==> flow/design.v <==
module rst_synch(clk, rst_n, RST_n);
  input RST_n, clk;
  output rst_n;
  reg ff1, ff2;
  always_ff @(negedge clk, negedge RST_n)
    if (!RST_n) begin
      ff1 <= 1'b0;
      ff2 <= 1'b0;
    end else begin
      ff1 <= 1'b1;
      ff2 <= ff1;
    end
  assign rst_n = ff2;
endmodule
module PWM11(clk, rst_n, duty, PWM_sig);
  input clk, rst_n;
  input[10:0] duty;
  output reg PWM_sig;
  reg[10:0] cnt;
  always_ff @(posedge clk, negedge rst_n)
    if (!rst_n) begin
      cnt <= 1'b0;
      PWM_sig <= 1'b0;
    end else begin
      cnt <= cnt + 1;
      PWM_sig <= cnt < duty;
    end
endmodule
module mtr_drv(clk, rst_n, lft_duty, rght_duty, DIRL, DIRR, PWML, PWMR);
  input clk, rst_n;
  input[11:0] lft_duty, rght_duty;
  output PWML, PWMR, DIRL, DIRR;
  wire[10:0] abs_rght_duty, abs_lft_duty;
  assign DIRR = rght_duty[11];
  assign abs_rght_duty = DIRR ? (~rght_duty[10:0]) : rght_duty[10:0];
  assign DIRL = lft_duty[11];
  assign abs_lft_duty = DIRL ? (~lft_duty[10:0]) : lft_duty[10:0];
  PWM11 rght_PWM(.clk(clk), .rst_n(rst_n), .duty(abs_rght_duty), .PWM_sig(PWMR));
  PWM11 lft_PWM(.clk(clk), .rst_n(rst_n), .duty(abs_lft_duty), .PWM_sig(PWML));
endmodule
module err_compute_DP(clk,en_accum,clr_accum,sub,sel,IR_R0,IR_R1,IR_R2,IR_R3,
                    IR_L0,IR_L1,IR_L2,IR_L3,error);
  input clk;							 
  input en_accum,clr_accum;				 
  input sub;							 
  input [2:0] sel;						 
  input [11:0] IR_R0,IR_R1,IR_R2,IR_R3;  
  input [11:0] IR_L0,IR_L1,IR_L2,IR_L3;  
  output reg signed [15:0] error;	 
	wire [15:0] selected_IR; 
	assign selected_IR = (sel==3'b000) ? {4'h0, IR_R0} :
						(sel==3'b001) ? {4'h0, IR_L0} :
						(sel==3'b010) ? {3'h0, IR_R1, 1'b0} :
						(sel==3'b011) ? {3'h0, IR_L1, 1'b0} :
						(sel==3'b100) ? {2'h0, IR_R2, 2'h0} :
						(sel==3'b101) ? {2'h0, IR_L2, 2'h0} :
						(sel==3'b110) ? {1'b0, IR_R3, 3'h0} :
						{1'b0, IR_L3, 3'h0};
	wire [15:0] selected_IR_comp;
	assign selected_IR_comp = sub ? (~selected_IR + 1'b1) : selected_IR;
	wire [15:0] next_error;
	assign next_error = error + selected_IR_comp;
  always_ff @(posedge clk)
    if (clr_accum)
	  error <= 16'h0000;
	else if (en_accum)
	  error <= next_error;  
endmodule
module err_compute_SM(sel, err_vld, IR_vld, clr_accum, en_accum, clk, rst_n);
	typedef enum reg [1:0] {IDLE, ERR, ACCUM} state_t;
		state_t state, nxt_state;
	input IR_vld, clk, rst_n;
	output logic err_vld, clr_accum, en_accum;
	output logic [2:0] sel;
	logic inc_sel, clr_sel;  
	always_ff @(posedge clk, negedge rst_n)
		if(!rst_n)
			state <= IDLE;
		else
			state <= nxt_state;
	always_ff @(posedge clk, negedge rst_n)
		if(!rst_n)
			sel <= 3'h0;
		else if(clr_sel)
			sel <= 3'h0;
		else if(inc_sel)
			sel <= sel + 1;
	always_comb begin
		nxt_state = IDLE;
		err_vld = 0;
		clr_accum = 0;
		en_accum = 0;
		inc_sel = 0;
		clr_sel = 0;
		case(state)
			IDLE: if(IR_vld) begin  
					nxt_state = ERR;
					clr_accum = 1;  
				end
			ERR: begin
					nxt_state = ACCUM;
					en_accum = 1;  
				end
			ACCUM: if(sel == 3'h7) begin  
					nxt_state = IDLE;
					err_vld = 1;  
					clr_sel = 1;
				end else begin  
					nxt_state = ERR;
					inc_sel = 1;  
				end
			default: nxt_state = IDLE;  
		endcase
	end
endmodule
module err_compute(error, err_vld, IR_vld, clk, rst_n, IR_R0,IR_R1,IR_R2,IR_R3,
                    IR_L0,IR_L1,IR_L2,IR_L3);
	input [11:0] IR_R0,IR_R1,IR_R2,IR_R3;
	input [11:0] IR_L0,IR_L1,IR_L2,IR_L3;
	input IR_vld, clk, rst_n;
	output reg signed [15:0] error;
	output logic err_vld;
	logic en_accum, clr_accum;
	wire [2:0] sel;	
	err_compute_SM sm(.sel(sel), .err_vld(err_vld), .IR_vld(IR_vld), .clr_accum(clr_accum), .en_accum(en_accum), .clk(clk), .rst_n(rst_n));			
	err_compute_DP datapath(.clk(clk),.en_accum(en_accum),.clr_accum(clr_accum),.sub(sel[0]),.sel(sel),.IR_R0(IR_R0),.IR_R1(IR_R1),.IR_R2(IR_R2),.IR_R3(IR_R3),
                    .IR_L0(IR_L0),.IR_L1(IR_L1),.IR_L2(IR_L2),.IR_L3(IR_L3),.error(error));
endmodule
module SPI_mstr16(clk,rst_n,SS_n,SCLK,MOSI,MISO,wrt,cmd,done,rd_data);
  input clk,rst_n;
  input wrt;
  input [15:0] cmd;
  input MISO;
  output reg done;		 
  output reg SS_n;		 
  output SCLK, MOSI;
  output [15:0] rd_data;
  typedef enum reg[1:0] {IDLE, FRNT_PRCH, MAIN, BCK_PRCH} state_t;
  state_t state, nxt_state;
  reg [15:0] shft_reg;
  reg [4:0] sclk_div;
  reg MISO_smpl;
  reg [3:0] bit_cnt;
  logic set_done,initialize,rst_sclk_div,shft,smpl;
  wire SCLK_rise_nxt, SCLK_fall_nxt;
  always @(posedge clk)
    if (initialize)
	  shft_reg <= cmd;
	else if (shft)
	  shft_reg <= {shft_reg[14:0],MISO_smpl};
  assign rd_data = shft_reg;
  assign MOSI = shft_reg[15];
  always @(posedge clk)
    if (smpl)
	  MISO_smpl <= MISO;
  always @(posedge clk)
    if (rst_sclk_div)
	  sclk_div <= 5'b10111;
	else
	  sclk_div <= sclk_div + 1;
  assign SCLK = sclk_div[4];
  assign SCLK_fall_nxt = &sclk_div;
  assign SCLK_rise_nxt = ~sclk_div[4] & &sclk_div[3:0];
  always @(posedge clk)
    if (initialize)
	  bit_cnt <= 4'b0000;
	else if (shft)
	  bit_cnt <= bit_cnt + 1;
  always @(posedge clk,negedge rst_n)
    if (!rst_n)
	  done <= 1'b0;			 
	else if (set_done)
	  done <= 1'b1;
	else if (initialize)
	  done <= 1'b0;
  always @(posedge clk,negedge rst_n)
    if (!rst_n)
	  SS_n <= 1'b1;			 
	else if (set_done)
	  SS_n <= 1'b1;
	else if (initialize)
	  SS_n <= 1'b0;
  always @(posedge clk, negedge	rst_n)
    if (!rst_n)
	  state <= IDLE;
	else
	  state <= nxt_state;
  always_comb begin
    nxt_state = IDLE;
	initialize = 0;
	rst_sclk_div = 0;
	set_done = 0;
	shft = 0;
	smpl = 0;
	case (state)
	  IDLE : begin
	    if (wrt) begin
		  initialize = 1;
		  nxt_state = FRNT_PRCH;
		end	 
        rst_sclk_div = 1;			 
	  end
	  FRNT_PRCH : begin
	    if (SCLK_rise_nxt) begin
		  smpl = 1;
		  nxt_state = MAIN;
		end else
		  nxt_state = FRNT_PRCH;
	  end
	  MAIN : begin
	    smpl = SCLK_rise_nxt;
		shft = SCLK_fall_nxt;
		if (&bit_cnt & SCLK_rise_nxt)
		  nxt_state = BCK_PRCH;
		else
		  nxt_state = MAIN;
	  end
	  BCK_PRCH : begin
	    if (SCLK_fall_nxt) begin
		  rst_sclk_div = 1;			 
		  set_done = 1;
		  shft = 1;
		  nxt_state = IDLE;
		end else
		  nxt_state = BCK_PRCH;  
	  end
	endcase
  end
endmodule
module A2D_intf(res, cnv_cmplt, strt_cnv, chnnl, SS_n, SCLK, MOSI, MISO, clk, rst_n);
typedef enum reg [1:0] {IDLE, CMD1, WAIT, CMD2} state_t;
	state_t state, nxt_state;
input strt_cnv, clk, rst_n;
input [2:0] chnnl;
output logic cnv_cmplt;
output [11:0] res;
input MISO;
output SS_n, SCLK, MOSI;
logic wrt, cmplt;
wire done;
wire [15:0] rd_data;
assign res[11:0] = ~rd_data[11:0];  
SPI_mstr16 spi(.cmd({2'b00, chnnl, 11'h000}), .wrt(wrt), .done(done), .rd_data(rd_data),
				.SS_n(SS_n), .SCLK(SCLK), .MOSI(MOSI), .MISO(MISO), .clk(clk), .rst_n(rst_n));
always_ff @(posedge clk, negedge rst_n)
	if(!rst_n)
		state <= IDLE;
	else
		state <= nxt_state;
always_comb begin
	nxt_state = IDLE;
	wrt = 0;
	cmplt = 0;
	case(state)
		IDLE: if(strt_cnv) begin   
				nxt_state = CMD1;
				wrt = 1;           
			end
		CMD1: if(done)             
				nxt_state = WAIT;
			   else
				nxt_state = CMD1;
		WAIT: begin
				nxt_state = CMD2;  
				wrt = 1;           
			end
		CMD2: if(done) begin       
				nxt_state = IDLE;
				cmplt = 1;         
			end else begin
				nxt_state = CMD2;
			end
		default: nxt_state = IDLE;
	endcase
end
always_ff @(posedge clk, negedge rst_n)
	if(!rst_n) begin
		cnv_cmplt <= 0;
	end else if(strt_cnv) begin  
		cnv_cmplt <= 0;
	end else if(cmplt) begin  
		cnv_cmplt <= 1;
	end
endmodule
module IR_intf(clk, rst_n, IR_R0, IR_R1, IR_R2, IR_R3, IR_L0, IR_L1, IR_L2, IR_L3, IR_en, IR_vld, line_present, SS_n, SCLK, MOSI, MISO);
  localparam LINE_THRES = 12'h040;
  parameter FAST_SIM = 0;
  input MISO, clk, rst_n;
  output reg [11:0] IR_R0, IR_R1, IR_R2, IR_R3, IR_L0, IR_L1, IR_L2, IR_L3;
  output logic IR_en, IR_vld, line_present;
  output SS_n, SCLK, MOSI;
  reg [17:0] tmr;
  reg [11:0] IR_max;
  logic rst_tmr, strt_cnv, clr, EN_R0, EN_R1, EN_R2, EN_R3, EN_L0, EN_L1, EN_L2, EN_L3, inc_chnnl, clr_chnnl;
  logic [2:0] chnnl;
  wire nxt_round, settled, cnv_cmplt;
  wire [11:0] res;
  typedef enum reg [2:0] { IDLE, WAIT_TMR, IR_SETTLE, START_CNV, WAIT_CNV } state_t;
  state_t state, next_state;
  A2D_intf a2d(.clk(clk), .rst_n(rst_n), .chnnl(chnnl), .strt_cnv(strt_cnv), .SS_n(SS_n), .SCLK(SCLK), .MOSI(MOSI), .MISO(MISO), .cnv_cmplt(cnv_cmplt), .res(res));
  always_ff @(posedge clk)
    if (EN_R0)
      IR_R0 <= res;
  always_ff @(posedge clk)
    if (EN_R1)
      IR_R1 <= res;
  always_ff @(posedge clk)
    if (EN_R2)
      IR_R2 <= res;
  always_ff @(posedge clk)
    if (EN_R3)
      IR_R3 <= res;
  always_ff @(posedge clk)
    if (EN_L0)
      IR_L0 <= res;
  always_ff @(posedge clk)
    if (EN_L1)
      IR_L1 <= res;
  always_ff @(posedge clk)
    if (EN_L2)
      IR_L2 <= res;
  always_ff @(posedge clk)
    if (EN_L3)
      IR_L3 <= res;
  always_ff @(posedge clk, negedge rst_n)
	if(!rst_n)
	  chnnl <= 3'b000;
    else if (clr_chnnl)
      chnnl <= 3'b000;
    else if (inc_chnnl)
      chnnl <= chnnl + 1;
  always_ff @(posedge clk, negedge rst_n)
  	if(!rst_n)
	  tmr <= 18'h00000;
    else if (rst_tmr)
      tmr <= 18'h00000;
    else
      tmr <= tmr + 1;
  always_ff @(posedge clk, negedge rst_n)
    if (!rst_n)
      state <= IDLE;
    else
      state <= next_state;
  always_ff @(posedge clk, negedge rst_n)
    if (!rst_n)
      line_present <= 1'b0;
    else if (IR_vld) begin
      if (IR_max > LINE_THRES)
        line_present <= 1'b1;
      else
        line_present <= 1'b0;
    end
  always_ff @(posedge clk,negedge rst_n)
    if(!rst_n)
      IR_max <= 12'h000;
    else if (clr)
      IR_max <= 12'h000;
    else if (cnv_cmplt && res > IR_max)
      IR_max <= res;
  always_comb begin
	next_state = IDLE;
    clr = 0;
    IR_en = 0;
    IR_vld = 0;
    rst_tmr = 0;
    strt_cnv = 0;
    inc_chnnl = 0;
    clr_chnnl = 0;
    EN_R0 = 0;
    EN_R1 = 0;
    EN_R2 = 0;
    EN_R3 = 0;
    EN_L0 = 0;
    EN_L1 = 0;
    EN_L2 = 0;
    EN_L3 = 0;
    case(state)
      default : begin
        clr = 1;
        rst_tmr = 1;
        next_state = WAIT_TMR;
      end
      WAIT_TMR : if (nxt_round) begin
        rst_tmr = 1;
        next_state = IR_SETTLE;
        clr = 1;
      end else begin
        clr = 1;
        next_state = WAIT_TMR;
      end
      IR_SETTLE : if (settled) begin
        IR_en = 1;
        clr_chnnl = 1;
        next_state = START_CNV;
      end else begin
        IR_en = 1;
        next_state = IR_SETTLE;
      end
      START_CNV : begin
        IR_en = 1;
        strt_cnv = 1;
        next_state = WAIT_CNV;
      end
      WAIT_CNV : if (cnv_cmplt) begin
        case (chnnl)
          3'b001 : EN_R1 = 1;
          3'b010 : EN_R2 = 1;
          3'b011 : EN_R3 = 1;
          3'b100 : EN_L0 = 1;
          3'b101 : EN_L1 = 1;
          3'b110 : EN_L2 = 1;
          3'b111 : EN_L3 = 1;
          default : EN_R0 = 1;
        endcase
        inc_chnnl = 1;
        if (chnnl == 3'b111) begin
		      rst_tmr = 1;
          IR_vld = 1;
          next_state = IDLE;
        end else begin
          IR_en = 1;
          next_state = START_CNV;
        end
      end else begin
        IR_en = 1;
        next_state = WAIT_CNV;
      end
    endcase
  end
  generate 
    if (FAST_SIM) begin
      assign nxt_round = &tmr[13:0];
      assign settled = &tmr[10:0];
    end else begin
      assign nxt_round = &tmr;
      assign settled = &tmr[11:0];
    end 
  endgenerate
endmodule
module PID(lft_speed, rght_speed, moving, error, err_vld, go, line_present, clk, rst_n);
	parameter FAST_SIM = 0;       
	localparam P_coeff = 7'h06;   
	localparam I_coeff = 7'h01;   
	localparam D_coeff = 7'h38;   
	output [11:0] lft_speed;      
	output [11:0] rght_speed;     
	output wire moving;           
	input [15:0] error;
	input err_vld, go, line_present;
	input clk, rst_n;
	reg [10:0] FRWRD;             
	reg signed [14:0] P_term;
	reg signed [9:0] I_term;
	reg signed [14:0] D_term;
	reg signed [14:0] P_term_flopped;
	reg signed [9:0] I_term_flopped;
	reg signed [14:0] D_term_flopped;
	wire signed [14:0] PID;
	wire [11:0] FRWRD_sum;
	wire [11:0] FRWRD_diff;
	wire incr_en;
	assign PID = go ? (P_term_flopped + {{5{I_term_flopped[9]}},I_term_flopped} + D_term_flopped) : 15'h0000;
	assign moving = (FRWRD > 11'h080) ? 1'b1 : 1'b0;  
	assign lft_speed = moving ? FRWRD_sum : {1'b0, FRWRD};  
	assign rght_speed = moving ? FRWRD_diff : {1'b0, FRWRD};  
	assign FRWRD_sum = {1'b0, FRWRD} + PID[14:3];  
	assign FRWRD_diff = {1'b0, FRWRD} - PID[14:3];
	assign incr_en = err_vld && ~&FRWRD[9:8];  
	always_ff @(posedge clk) begin
		P_term_flopped <= P_term;
		I_term_flopped <= I_term;  
		D_term_flopped <= D_term;
	end
	generate
		if(FAST_SIM) begin
			always_ff @(posedge clk, negedge rst_n)
				if(!rst_n)
					FRWRD <= 11'h000;
				else if(!go)
					FRWRD <= 11'h000;
				else if(incr_en)
					FRWRD <= FRWRD + 6'h20;
		end else begin
			always_ff @(posedge clk, negedge rst_n)
				if(!rst_n)
					FRWRD <= 11'h000;
				else if(!go)
					FRWRD <= 11'h000;
				else if(incr_en)
					FRWRD <= FRWRD + 6'h04;
		end
	endgenerate
	wire signed [10:0] err_sat;
	assign err_sat = (!error[15] && |error[14:10]) ? 11'h3ff :
						(error[15] && ~&error[14:10]) ? 11'h400 :
						error[10:0];
	assign P_term = $signed(P_coeff)*err_sat;  
	logic [10:0] err_sat_flopped, prev_err;
	wire [10:0] D_diff;
	wire signed [7:0] D_diff_sat;
	always_ff @(posedge clk, negedge rst_n)
		if(!rst_n) begin
			err_sat_flopped <= 11'h000;
			prev_err <= 11'h000;
		end else if(err_vld) begin
			err_sat_flopped <= err_sat;
			prev_err <= err_sat_flopped;
		end
	assign D_diff = err_sat - prev_err;
	assign D_diff_sat = (!D_diff[10] && |D_diff[9:7]) ? 8'h7f :
						(D_diff[10] && ~&D_diff[9:7]) ? 8'h80 :
						D_diff[7:0];
	assign D_term = $signed(D_coeff)*D_diff_sat;
	logic signed [15:0] integrator;
    logic [15:0] ext_err_sat;  
    logic [15:0] temp_sum;  
    logic [15:0] res_sum;  
    logic overflow_sel;  
    logic res_sel;  
    assign ext_err_sat = { {5{err_sat[10]}}, err_sat[10:0] };
    assign temp_sum = integrator + ext_err_sat;  
    assign res_sum = (~overflow_sel && err_vld) ? temp_sum : integrator;  
	assign I_term = $signed(I_coeff)*integrator[15:6];
    always_ff @(posedge clk, negedge rst_n)
        if (!rst_n)
            integrator <= 0;
        else if (res_sel)
            integrator <= 0;
        else
            integrator <= res_sum;
    always_comb begin
        overflow_sel = 0;
        if (ext_err_sat[15] == integrator[15] && ext_err_sat[15] != temp_sum[15]) begin
            overflow_sel = 1;
        end
    end
    logic prev_line;  
    always_ff @(posedge clk, negedge rst_n)
        if (!rst_n) 
            prev_line <= 0;
        else
            prev_line <= line_present;
    logic pos_edge;  
    assign pos_edge = (prev_line == 0) && (line_present == 1);
    assign res_sel = pos_edge | (~go) | (~moving);
endmodule
module UART_rcv(rdy, rx_data, clr_rdy, RX, clk, rst_n);
typedef enum reg [1:0] {IDLE, START, RXS} state_t;
	state_t state, nxt_state;
input clk, rst_n;
input clr_rdy;
output [7:0] rx_data;
input RX;
output reg rdy;
reg [12:0] baud_cnt;
reg [3:0] bit_cnt;
reg [8:0] rx_shft_reg;
reg RX_metastable, RX_stable, RX_previous;
reg start, shift, receiving, set_rdy;  
always_ff @(posedge clk)
	if(start)
		bit_cnt <= 4'h0;
	else if(shift)
		bit_cnt <= bit_cnt+1;
always_ff @(posedge clk)
	if(start)
		baud_cnt <= 13'h0000;
	else if(shift)
		baud_cnt <= 13'h0000;
	else if(receiving)
		baud_cnt <= baud_cnt+1;
assign shift = (baud_cnt == 13'h1458);  
always_ff @(posedge clk)
	RX_metastable <= RX;
always_ff @(posedge clk) begin
	RX_stable <= RX_metastable;
	RX_previous <= RX_stable;  
end
always_ff @(posedge clk)
	if(shift)
		rx_shft_reg <= {RX_stable, rx_shft_reg} >> 1;  
assign rx_data = rx_shft_reg;
always_ff @(posedge clk, negedge rst_n)
	if(!rst_n)
		rdy <= 1'b0;
	else if(clr_rdy || start)
		rdy <= 1'b0;
	else if(set_rdy)
		rdy <= 1'b1;
always_ff @(posedge clk, negedge rst_n)
	if(!rst_n)
		state <= IDLE;
	else
		state <= nxt_state;
always_comb begin
	nxt_state = IDLE;
	start = 0;
	receiving = 0;
	set_rdy = 0;
	case(state)
		IDLE: if(!RX_stable && RX_previous) begin  
				nxt_state = START;
				start = 1;
			end
		START: begin
			nxt_state = RXS;
			receiving = 1;
			end
		RXS: if(bit_cnt == 4'h9) begin  
				nxt_state = IDLE;
				set_rdy = 1;
			end else begin
				nxt_state = RXS;
				receiving = 1;
			end
		default: nxt_state = IDLE;  
	endcase
end
endmodule
module UART_wrapper(cmd_rdy, clr_cmd_rdy, cmd, RX, clk, rst_n);
typedef enum reg [1:0] {BYTE1, BYTE2} state_t;
	state_t state, nxt_state;
input clr_cmd_rdy, RX, clk, rst_n;
output logic [15:0] cmd;
output logic cmd_rdy;
wire rx_rdy;
wire [7:0] rx_data;
logic clr_rx_rdy, set_cmd_rdy, shft_byte;
UART_rcv UART_rx(.clk(clk),.rst_n(rst_n),.RX(RX),.rdy(rx_rdy),.rx_data(rx_data),.clr_rdy(clr_rx_rdy));
always_ff @(posedge clk)
	if(shft_byte)
		cmd <= {cmd[7:0],rx_data[7:0]};  
always_ff @(posedge clk, negedge rst_n)
	if(!rst_n)
		state <= BYTE1;
	else
		state <= nxt_state;
always_comb begin
	nxt_state = BYTE1;
	clr_rx_rdy = 0;
	shft_byte = 0;
	set_cmd_rdy = 0;
	case(state)
		BYTE1: if(rx_rdy) begin  
			shft_byte = 1;  
			clr_rx_rdy = 1;  
			nxt_state = BYTE2;
		end
		BYTE2: if(rx_rdy) begin  
			shft_byte = 1;  
			clr_rx_rdy = 1;  
			set_cmd_rdy = 1;  
			nxt_state = BYTE1;
		end else
			nxt_state = BYTE2;
		default: nxt_state = BYTE1;
	endcase
end
always_ff @(posedge clk, negedge rst_n)
	if(!rst_n)
		cmd_rdy <= 0;
	else if(clr_cmd_rdy)
		cmd_rdy <= 0;
	else if(set_cmd_rdy)
		cmd_rdy <= 1;
endmodule
module cmd_proc(clk,rst_n,BMPL_n,BMPR_n,go,err_opn_lp,line_present,buzz,RX);
input clk,rst_n,BMPL_n,BMPR_n,RX,line_present;
output logic go;
output logic buzz;
output reg [15:0] err_opn_lp;
logic last_veer_right, nxt_cmd, cmd_rdy, cap_cmd, rst_tmr;
logic [15:0] cmd;
logic [1:0] cmd_reg;
logic [15:0] cmd_shft_reg;
logic [25:0] tmr;
logic REV_tmr1, REV_tmr2, BMP_DBNC_tmr;
logic shft;
logic en_buzz;
logic [14:0] buzz_cntr;
parameter FAST_SIM = 0;
UART_wrapper UART(.cmd(cmd), .cmd_rdy(cmd_rdy), .clr_cmd_rdy(cap_cmd), .RX(RX), .clk(clk), .rst_n(rst_n));
always_ff @(posedge clk, negedge rst_n)begin 
	if(!rst_n)
		cmd_shft_reg[15:0] <= 16'h0000;
	else if(cap_cmd) begin 
		cmd_shft_reg[15:0] <= cmd[15:0];
	end else if(shft) begin 
		cmd_shft_reg[15:0] <= {2'b0 , cmd_shft_reg[15:2]}; 
	end 
end 
assign cmd_reg[1:0] = cmd_shft_reg[1:0];
always_ff@(posedge clk, negedge rst_n) begin 
	if(!rst_n)
		buzz_cntr <= 15'b000000000000000;
	else if(en_buzz)
		buzz_cntr <= buzz_cntr + 1;
end 
assign buzz = buzz_cntr[14];
always_ff @(posedge clk, negedge rst_n) begin 
	if(!rst_n)
		last_veer_right <= 0;
	else if(nxt_cmd)
		last_veer_right <= cmd_reg[0];
end 
always_ff @(posedge clk, negedge rst_n) begin
	if(!rst_n)
		tmr <= 0;
	else if(rst_tmr)
		tmr <= 0;
	else
		tmr <= tmr + 1;
end 
typedef enum reg [3:0] { IDLE, READY, CLR_GO, ASSERT_ERR_OPN_LP_1,ASSERT_ERR_OPN_LP_2, RST_ERR_OPN_LP, ASSERT_LFT_RGHT_ERR,BUZZ_100MS, BUZZ, REGULAR_VEER} state_t;
state_t state, next_state;
  always_ff @(posedge clk, negedge rst_n)
    if (!rst_n)
      state <= IDLE;
    else
      state <= next_state;
assign shft = nxt_cmd;
always_comb begin 
	next_state = IDLE;
	nxt_cmd = 0;
	cap_cmd = 0;
	err_opn_lp = 0;
	go = 0;
	rst_tmr = 0;
	en_buzz = 0;
	case (state) 
	IDLE : begin 
		if(cmd_rdy && line_present) begin 
			next_state = READY;
			cap_cmd = 1;
			go = 1;
		end else
			next_state = IDLE;
	end 
	READY : begin
		cap_cmd = 0;
		if(line_present) begin 
			if(!BMPL_n || !BMPR_n) begin 
				go = 0;
				rst_tmr = 1;
				en_buzz = 1;
				next_state = BUZZ_100MS;
				if(BMPL_n && BMPR_n)
					next_state = READY;
				else
					next_state = BUZZ;
			end else begin
				go = 1;
				next_state = READY;
			end
		end else if(cmd_shft_reg[1:0] == 2'b11) begin 
			go = 0;
			rst_tmr = 1;
			next_state = ASSERT_ERR_OPN_LP_1;
		end else if(|cmd_shft_reg[1:0]) begin
			go = 1;
			rst_tmr = 1;
			next_state = REGULAR_VEER;
		end else begin 
			go = 0;
			rst_tmr = 1;
			next_state = IDLE;
		end 
	end
	REGULAR_VEER : begin
		go = 1;
		if(cmd_shft_reg[0]) begin
			err_opn_lp = 16'h340;
			next_state = REGULAR_VEER;
		end else begin
			err_opn_lp = -16'h340;
			next_state = REGULAR_VEER;
		end 
		if(line_present) begin 
			nxt_cmd = 1;
			next_state = READY;
		end else
			next_state = REGULAR_VEER;
	end
	ASSERT_ERR_OPN_LP_1 : begin 
		go = 1;
		if(!last_veer_right) begin 
			if(!REV_tmr1) begin 
				err_opn_lp = -16'h1E0;
				next_state = ASSERT_ERR_OPN_LP_1;
			end else begin 
				go = 0;
				rst_tmr = 1;
				next_state = ASSERT_ERR_OPN_LP_2;
			end 
		end else begin 
			if(!REV_tmr1) begin 
				err_opn_lp = 16'h1E0;
				next_state = ASSERT_ERR_OPN_LP_1;
			end else begin 
				go = 0;
				rst_tmr = 1;
				next_state = ASSERT_ERR_OPN_LP_2;
			end 
		end
	end 
	ASSERT_ERR_OPN_LP_2 : begin 
		go = 1;
		if(!last_veer_right) begin 
			if(!REV_tmr2) begin 
				err_opn_lp = 16'h380;
				next_state = ASSERT_ERR_OPN_LP_2;
			end else begin 
				rst_tmr = 1;
				next_state = RST_ERR_OPN_LP;
			end 
		end else begin 
			if(!REV_tmr2) begin 
				err_opn_lp = -16'h380;
				next_state = ASSERT_ERR_OPN_LP_2;
			end else begin 
				rst_tmr = 1;
				next_state = RST_ERR_OPN_LP;
			end 
		end
	end 
	RST_ERR_OPN_LP : begin
		go = 1; 
		err_opn_lp = 0;
		if(line_present) begin
			nxt_cmd = 1;
			next_state = READY;
		end	else
			next_state = RST_ERR_OPN_LP;
	end 
	BUZZ_100MS : begin
		en_buzz = 1;
		if(BMP_DBNC_tmr) begin 
			if(BMPL_n && BMPR_n) begin 
				en_buzz = 0;
				next_state = READY;
			end else begin 
				next_state = BUZZ;
			end
		end else
			next_state = BUZZ_100MS;
	end 
	BUZZ : begin
		en_buzz = 1;
		if(BMPL_n && BMPR_n) begin 
			en_buzz = 0;
			next_state = READY;
		end else begin 
			next_state = BUZZ;
		end
	end 
	endcase
end 
 generate 
    if (FAST_SIM) begin
      assign REV_tmr1 = tmr[20:16] == 5'h0A ? 1'b1 : 1'b0;
      assign REV_tmr2 = tmr[20:16] == 5'h10 ? 1'b1 : 1'b0;
	  assign BMP_DBNC_tmr = &tmr[16:0];
    end else begin
      assign REV_tmr1 = tmr[20:16] == 5'h16 ? 1'b1 : 1'b0;
      assign REV_tmr2 = tmr[25:21] == 5'h1F ? 1'b1 : 1'b0;
	  assign BMP_DBNC_tmr = &tmr[21:0];
    end 
  endgenerate
endmodule 
module MazeRunner(clk,RST_n,SS_n,MOSI,MISO,SCLK,PWMR,PWML,
                  DIRR,DIRL,IR_EN,BMPL_n,BMPR_n,buzz,
				  buzz_n,RX,LED);
  input clk;		 
  input RST_n;		 
  output SS_n;		 
  output MOSI;		 
  output SCLK;		 
  input MISO;		 
  output PWMR;		 
  output PWML;		 
  output DIRR;		 
  output DIRL;		 
  output IR_EN;		 
  input BMPL_n;		 
  input BMPR_n;		 
  output buzz;		 
  output buzz_n;
  input RX;			 
  output [7:0] LED;	 
  wire rst_n;		 
  wire send_resp;	 
  wire cmd_rdy;		 
  wire [15:0] cmd;	 
  wire clr_cmd_rdy;	 
  wire [11:0] IR_R0,IR_R1,IR_R2,IR_R3;
  wire [11:0] IR_L0,IR_L1,IR_L2,IR_L3;
  wire moving;
  wire IR_vld;					 
  wire line_present;		 
  wire err_vld;				 
  wire go;
  wire [15:0] err_raw;		 
  wire [15:0] err_opn_lp;	 
  wire [15:0] error;		 
  wire signed [11:0] lft_spd,rght_spd;
  wire bmp_raw;				 
  localparam FAST_SIM = 1;		 
  rst_synch iRST(.clk(clk),.RST_n(RST_n),.rst_n(rst_n));
  mtr_drv iDRV(.clk(clk), .rst_n(rst_n), .lft_duty(lft_spd), .rght_duty(rght_spd), .DIRL(DIRL), .DIRR(DIRR), .PWML(PWML), .PWMR(PWMR));
  IR_intf #(.FAST_SIM(FAST_SIM)) iINTF(.clk(clk), .rst_n(rst_n), .IR_R0(IR_R0), .IR_R1(IR_R1), .IR_R2(IR_R2), .IR_R3(IR_R3), .IR_L0(IR_L0), .IR_L1(IR_L1), .IR_L2(IR_L2), .IR_L3(IR_L3), .IR_en(IR_EN), .IR_vld(IR_vld), .line_present(line_present), .SS_n(SS_n), .SCLK(SCLK), .MOSI(MOSI), .MISO(MISO));
  err_compute iERR(.error(err_raw), .err_vld(err_vld), .IR_R0(IR_R0), .IR_L0(IR_L0), .IR_R1(IR_R1), .IR_L1(IR_L1), .IR_R2(IR_R2), .IR_L2(IR_L2), .IR_R3(IR_R3), .IR_L3(IR_L3), .IR_vld(IR_vld), .clk(clk), .rst_n(rst_n));
  cmd_proc #(FAST_SIM) iCMDPROC(.clk(clk), .rst_n(rst_n), .BMPL_n(BMPL_n), .BMPR_n(BMPR_n), .go(go), .err_opn_lp(err_opn_lp), .line_present(line_present), .buzz(buzz), .RX(RX));
  assign buzz_n = ~buzz;
  assign error = (line_present) ? err_raw : err_opn_lp;	 
  PID #(.FAST_SIM(FAST_SIM)) iPID(.clk(clk), .rst_n(rst_n), .lft_speed(lft_spd), .rght_speed(rght_spd), .moving(moving), .error(error), .err_vld(err_vld), .go(go), .line_present(line_present));
  assign LED = 0;  
endmodule
Subject: tool reports on MazeRunner

Hi,

---- Tool chain data of MazeRunner ----
Tool output for the design above before and after an edit, in the order of the flow.
"before" refers to lines of the RTL above, "after" to lines of the edited file.
"difference": "after" minus "before" as printed here. "relative change": 100 x difference / "before".
Operators: Yosys type, input widths -> output width; for muxes data width and select width s.
Cell names lack the library's common part.
A cell with n/a has no value.
inputs
  design top .............................. MazeRunner
  clock input ............................. clk
  cell library ............................ sky130hd
  timing corner ........................... tt_025C_1v80

---- Edit of the RTL ----
Unified diff, file above to edited file.
A script made this edit. It changes what the design does and was not meant as an optimisation.
begin of diff
@@ -511,5 +511,5 @@
 						(D_diff[10] && ~&D_diff[9:7]) ? 8'h80 :
 						D_diff[7:0];
-	assign D_term = $signed(D_coeff)*D_diff_sat;
+	assign D_term = $signed(D_coeff)&D_diff_sat;
 	logic signed [15:0] integrator;
     logic [15:0] ext_err_sat;  
end of diff

---- After elaboration ----
Counts by Yosys on the flattened word-level netlist (proc, flatten, opt, wreduce; memories kept). Register bits leave out memories and registers merged into their read ports (data or address). Print and check cells are left out.
cells by class
  what                       before  after  difference  relative change (%)
  reduce/logical cells       65      65     0           0.00
  eq/ne operators            44      44     0           0.00
  mux-type cells             172     171    -1          -0.58
  add/subtract/negate cells  20      20     0           0.00
  bitwise logic cells        14      14     0           0.00
  $mul                       2       1      -1          -50.00
  order comparisons          5       5      0           0.00
operators by type and width
  kind                  before  after  difference  relative change (%)
  $mux 8                2       0      -2          -100.00
  $add 15x15->15        2       1      -1          -50.00
  $mul 4x8->12 const A  1       0      -1          -100.00
  $add 15x6->15         0       1      +1          n/a
  $mux 6                0       1      +1          n/a
Unchanged operator kinds not shown: 80.
storage and ports
  what                         before  after  difference  relative change (%)
  input port bits              6       6      0           0.00
  flip-flop bits (word level)  411     402    -9          -2.19
  output and inout bits        18      18     0           0.00
  elaborated cells             378     376    -2          -0.53

---- Longest topological paths ----
Yosys ltp: most cells in a row. Word level: on the elaborated netlist, between registers, memories and ports. Mapped: between sequential cells and ports; inverters and the memories' decode and read muxes count.
logic depth
  what                           before  after  difference  relative change (%)
  depth in word-level cells      19      19     0           0.00
  ABC_AREA                       0       0      n/a         n/a
  depth in mapped cells          29      32     +3          +10.34
  gate-level depth less buffers  28      31     +3          +10.71

---- Synthesis result ----
The flow's flattened synthesis, as Yosys stat reports it; memories are mapped. The netlist is that of the ABC_AREA named above (0 if unset); the other value can give another one.
synthesis totals
  what                               before     after      difference  relative change (%)
  standard cells after synthesis     2176       2070       -106        -4.87
  cell area after synthesis (mm²)    0.0220111  0.0211666  -0.0008445  -3.84
  buffer cells                       69         71         +2          +2.90
  sequential part of the area (mm²)  0.010405   0.0102248  -0.0001802  -1.73
  flip-flop cells                    409        400        -9          -2.20
cells by type
  type      before  after  difference  relative change (%)
  inv_1     139     117    -22         -15.83
  o21ai_0   100     82     -18         -18.00
  nor2_1    192     175    -17         -8.85
  clkbuf_1  53      36     -17         -32.08
  fa_1      22      7      -15         -68.18
  buf_2     2       14     +12         +600.00
  a21oi_1   137     126    -11         -8.03
  nand3_1   61      51     -10         -16.39
  nand2_1   213     222    +9          +4.23
  dfxtp_1   93      84     -9          -9.68
  o21a_1    10      19     +9          +90.00
  nand3b_1  8       16     +8          +100.00
  ha_1      163     156    -7          -4.29
  nand2b_1  29      22     -7          -24.14
  o21bai_1  17      10     -7          -41.18
  nor2b_1   16      23     +7          +43.75
  a221oi_1  10      3      -7          -70.00
  nor3b_1   9       2      -7          -77.78
Unchanged cell types not shown: 12.
The list need not be complete.
The figures by module come from a second, unflattened synthesis with its own total; it is not the netlist above.
unflattened totals
  what                                     before     after     difference  relative change (%)
  cell total of the unflattened synthesis  2162       2097      -65         -3.01
  area (unflattened synthesis) (mm²)       0.0231172  0.022205  -0.0009122  -3.95
Rows give one instance, submodules left out.
by module, before
  module                  cells  area (mm²)  times used  sequential area (mm²)
  PID #(FAST_SIM=1)       718    0.0065951   1           0.0018268
  IR_intf #(FAST_SIM=1)   338    0.0050824   1           0.0037599
  cmd_proc #(FAST_SIM=1)  322    0.0030379   1           0.0015277
  err_compute_DP          282    0.0024448   1           0.0003203
  UART_rcv                132    0.0014301   1           0.000772
  PWM11                   70     0.0007119   2           0.0003003
  SPI_mstr16              99     0.0014139   1           0.0008433
  UART_wrapper            24     0.0005956   1           0.0005568
  MazeRunner              28     0.0003166   1           0
  err_compute_SM          19     0.0002577   1           0.0001514
  A2D_intf                31     0.0002352   1           0.0001264
  mtr_drv                 26     0.0002302   1           0
  rst_synch               3      0.0000538   1           0.00005
  err_compute             0      0           1           0
by module, after
  module                  cells  area (mm²)  times used  sequential area (mm²)
  PID #(FAST_SIM=1)       622    0.0055203   1           0.0016466
  IR_intf #(FAST_SIM=1)   338    0.0050824   1           0.0037599
  cmd_proc #(FAST_SIM=1)  322    0.0030379   1           0.0015277
  err_compute_DP          313    0.0026075   1           0.0003203
  UART_rcv                132    0.0014301   1           0.000772
  PWM11                   70     0.0007119   2           0.0003003
  SPI_mstr16              99     0.0014139   1           0.0008433
  UART_wrapper            24     0.0005956   1           0.0005568
  MazeRunner              28     0.0003166   1           0
  err_compute_SM          19     0.0002577   1           0.0001514
  A2D_intf                31     0.0002352   1           0.0001264
  mtr_drv                 26     0.0002302   1           0
  rst_synch               3      0.0000538   1           0.00005
  err_compute             0      0           1           0

---- Measured runs ----
Both versions went through the flow (Yosys, OpenROAD) with the same settings in each pair. Constraints: input delay and output delay 20% of the set period each, output load 0.01 pF.
flow settings, pair A
  CORE_UTILIZATION ........................ 40
  PLACE_DENSITY ........................... 0.6
  period_ns ............................... 7.84
  CAP_MARGIN .............................. 20
  CORE_MARGIN ............................. 2
  SLEW_MARGIN ............................. 20
final reports, pair A
  what                                       before     after      difference  relative change (%)
  clock period reached (ps)                  7033       7163       +130        +1.85
  utilization in the final report (%)        45.4       45.0       -0.4        n/a
  area inside the die boundary (mm²)         0.0569204  0.0547724  -0.0021480  -3.77
  worst setup slack after layout (ps)        807        677        -130        n/a
  total negative slack on setup checks (ps)  0          0          0           n/a
  chip area after synthesis (Yosys) (mm²)    0.0220111  0.0211666  -0.0008445  -3.84
  total power after layout (uW)              4534       4470       -64         -1.41
flow settings, pair B
  CAP_MARGIN .............................. 20
  CELL_PAD_IN_SITES_DETAIL_PLACEMENT ...... 1
  CORE_UTILIZATION ........................ 27
  MIN_ROUTING_LAYER ....................... met2
  PLACE_DENSITY_LB_ADDON .................. 0.17
  SETUP_SLACK_MARGIN ...................... 0.47
  period_ns ............................... 10.9
  CORE_MARGIN ............................. 2
  SLEW_MARGIN ............................. 20
final reports, pair B
  what                                       before     after      difference  relative change (%)
  clock period reached (ps)                  8363       8224       -139        -1.66
  utilization in the final report (%)        31.1       31.1       0.0         n/a
  area inside the die boundary (mm²)         0.0838218  0.0806503  -0.0031715  -3.78
  worst setup slack after layout (ps)        2537       2676       +139        n/a
  total negative slack on setup checks (ps)  0          0          0           n/a
  chip area after synthesis (Yosys) (mm²)    0.0220111  0.0211666  -0.0008445  -3.84
  total power after layout (uW)              3381       3313       -68         -2.01
By "clock period reached" is meant the clock period of the run minus its worst setup slack. This is arithmetic on one report: input and output delays are still those of the set period (20% each).
"total power after layout": no workload was simulated; the value follows from the tool's default switching activity.

Regards
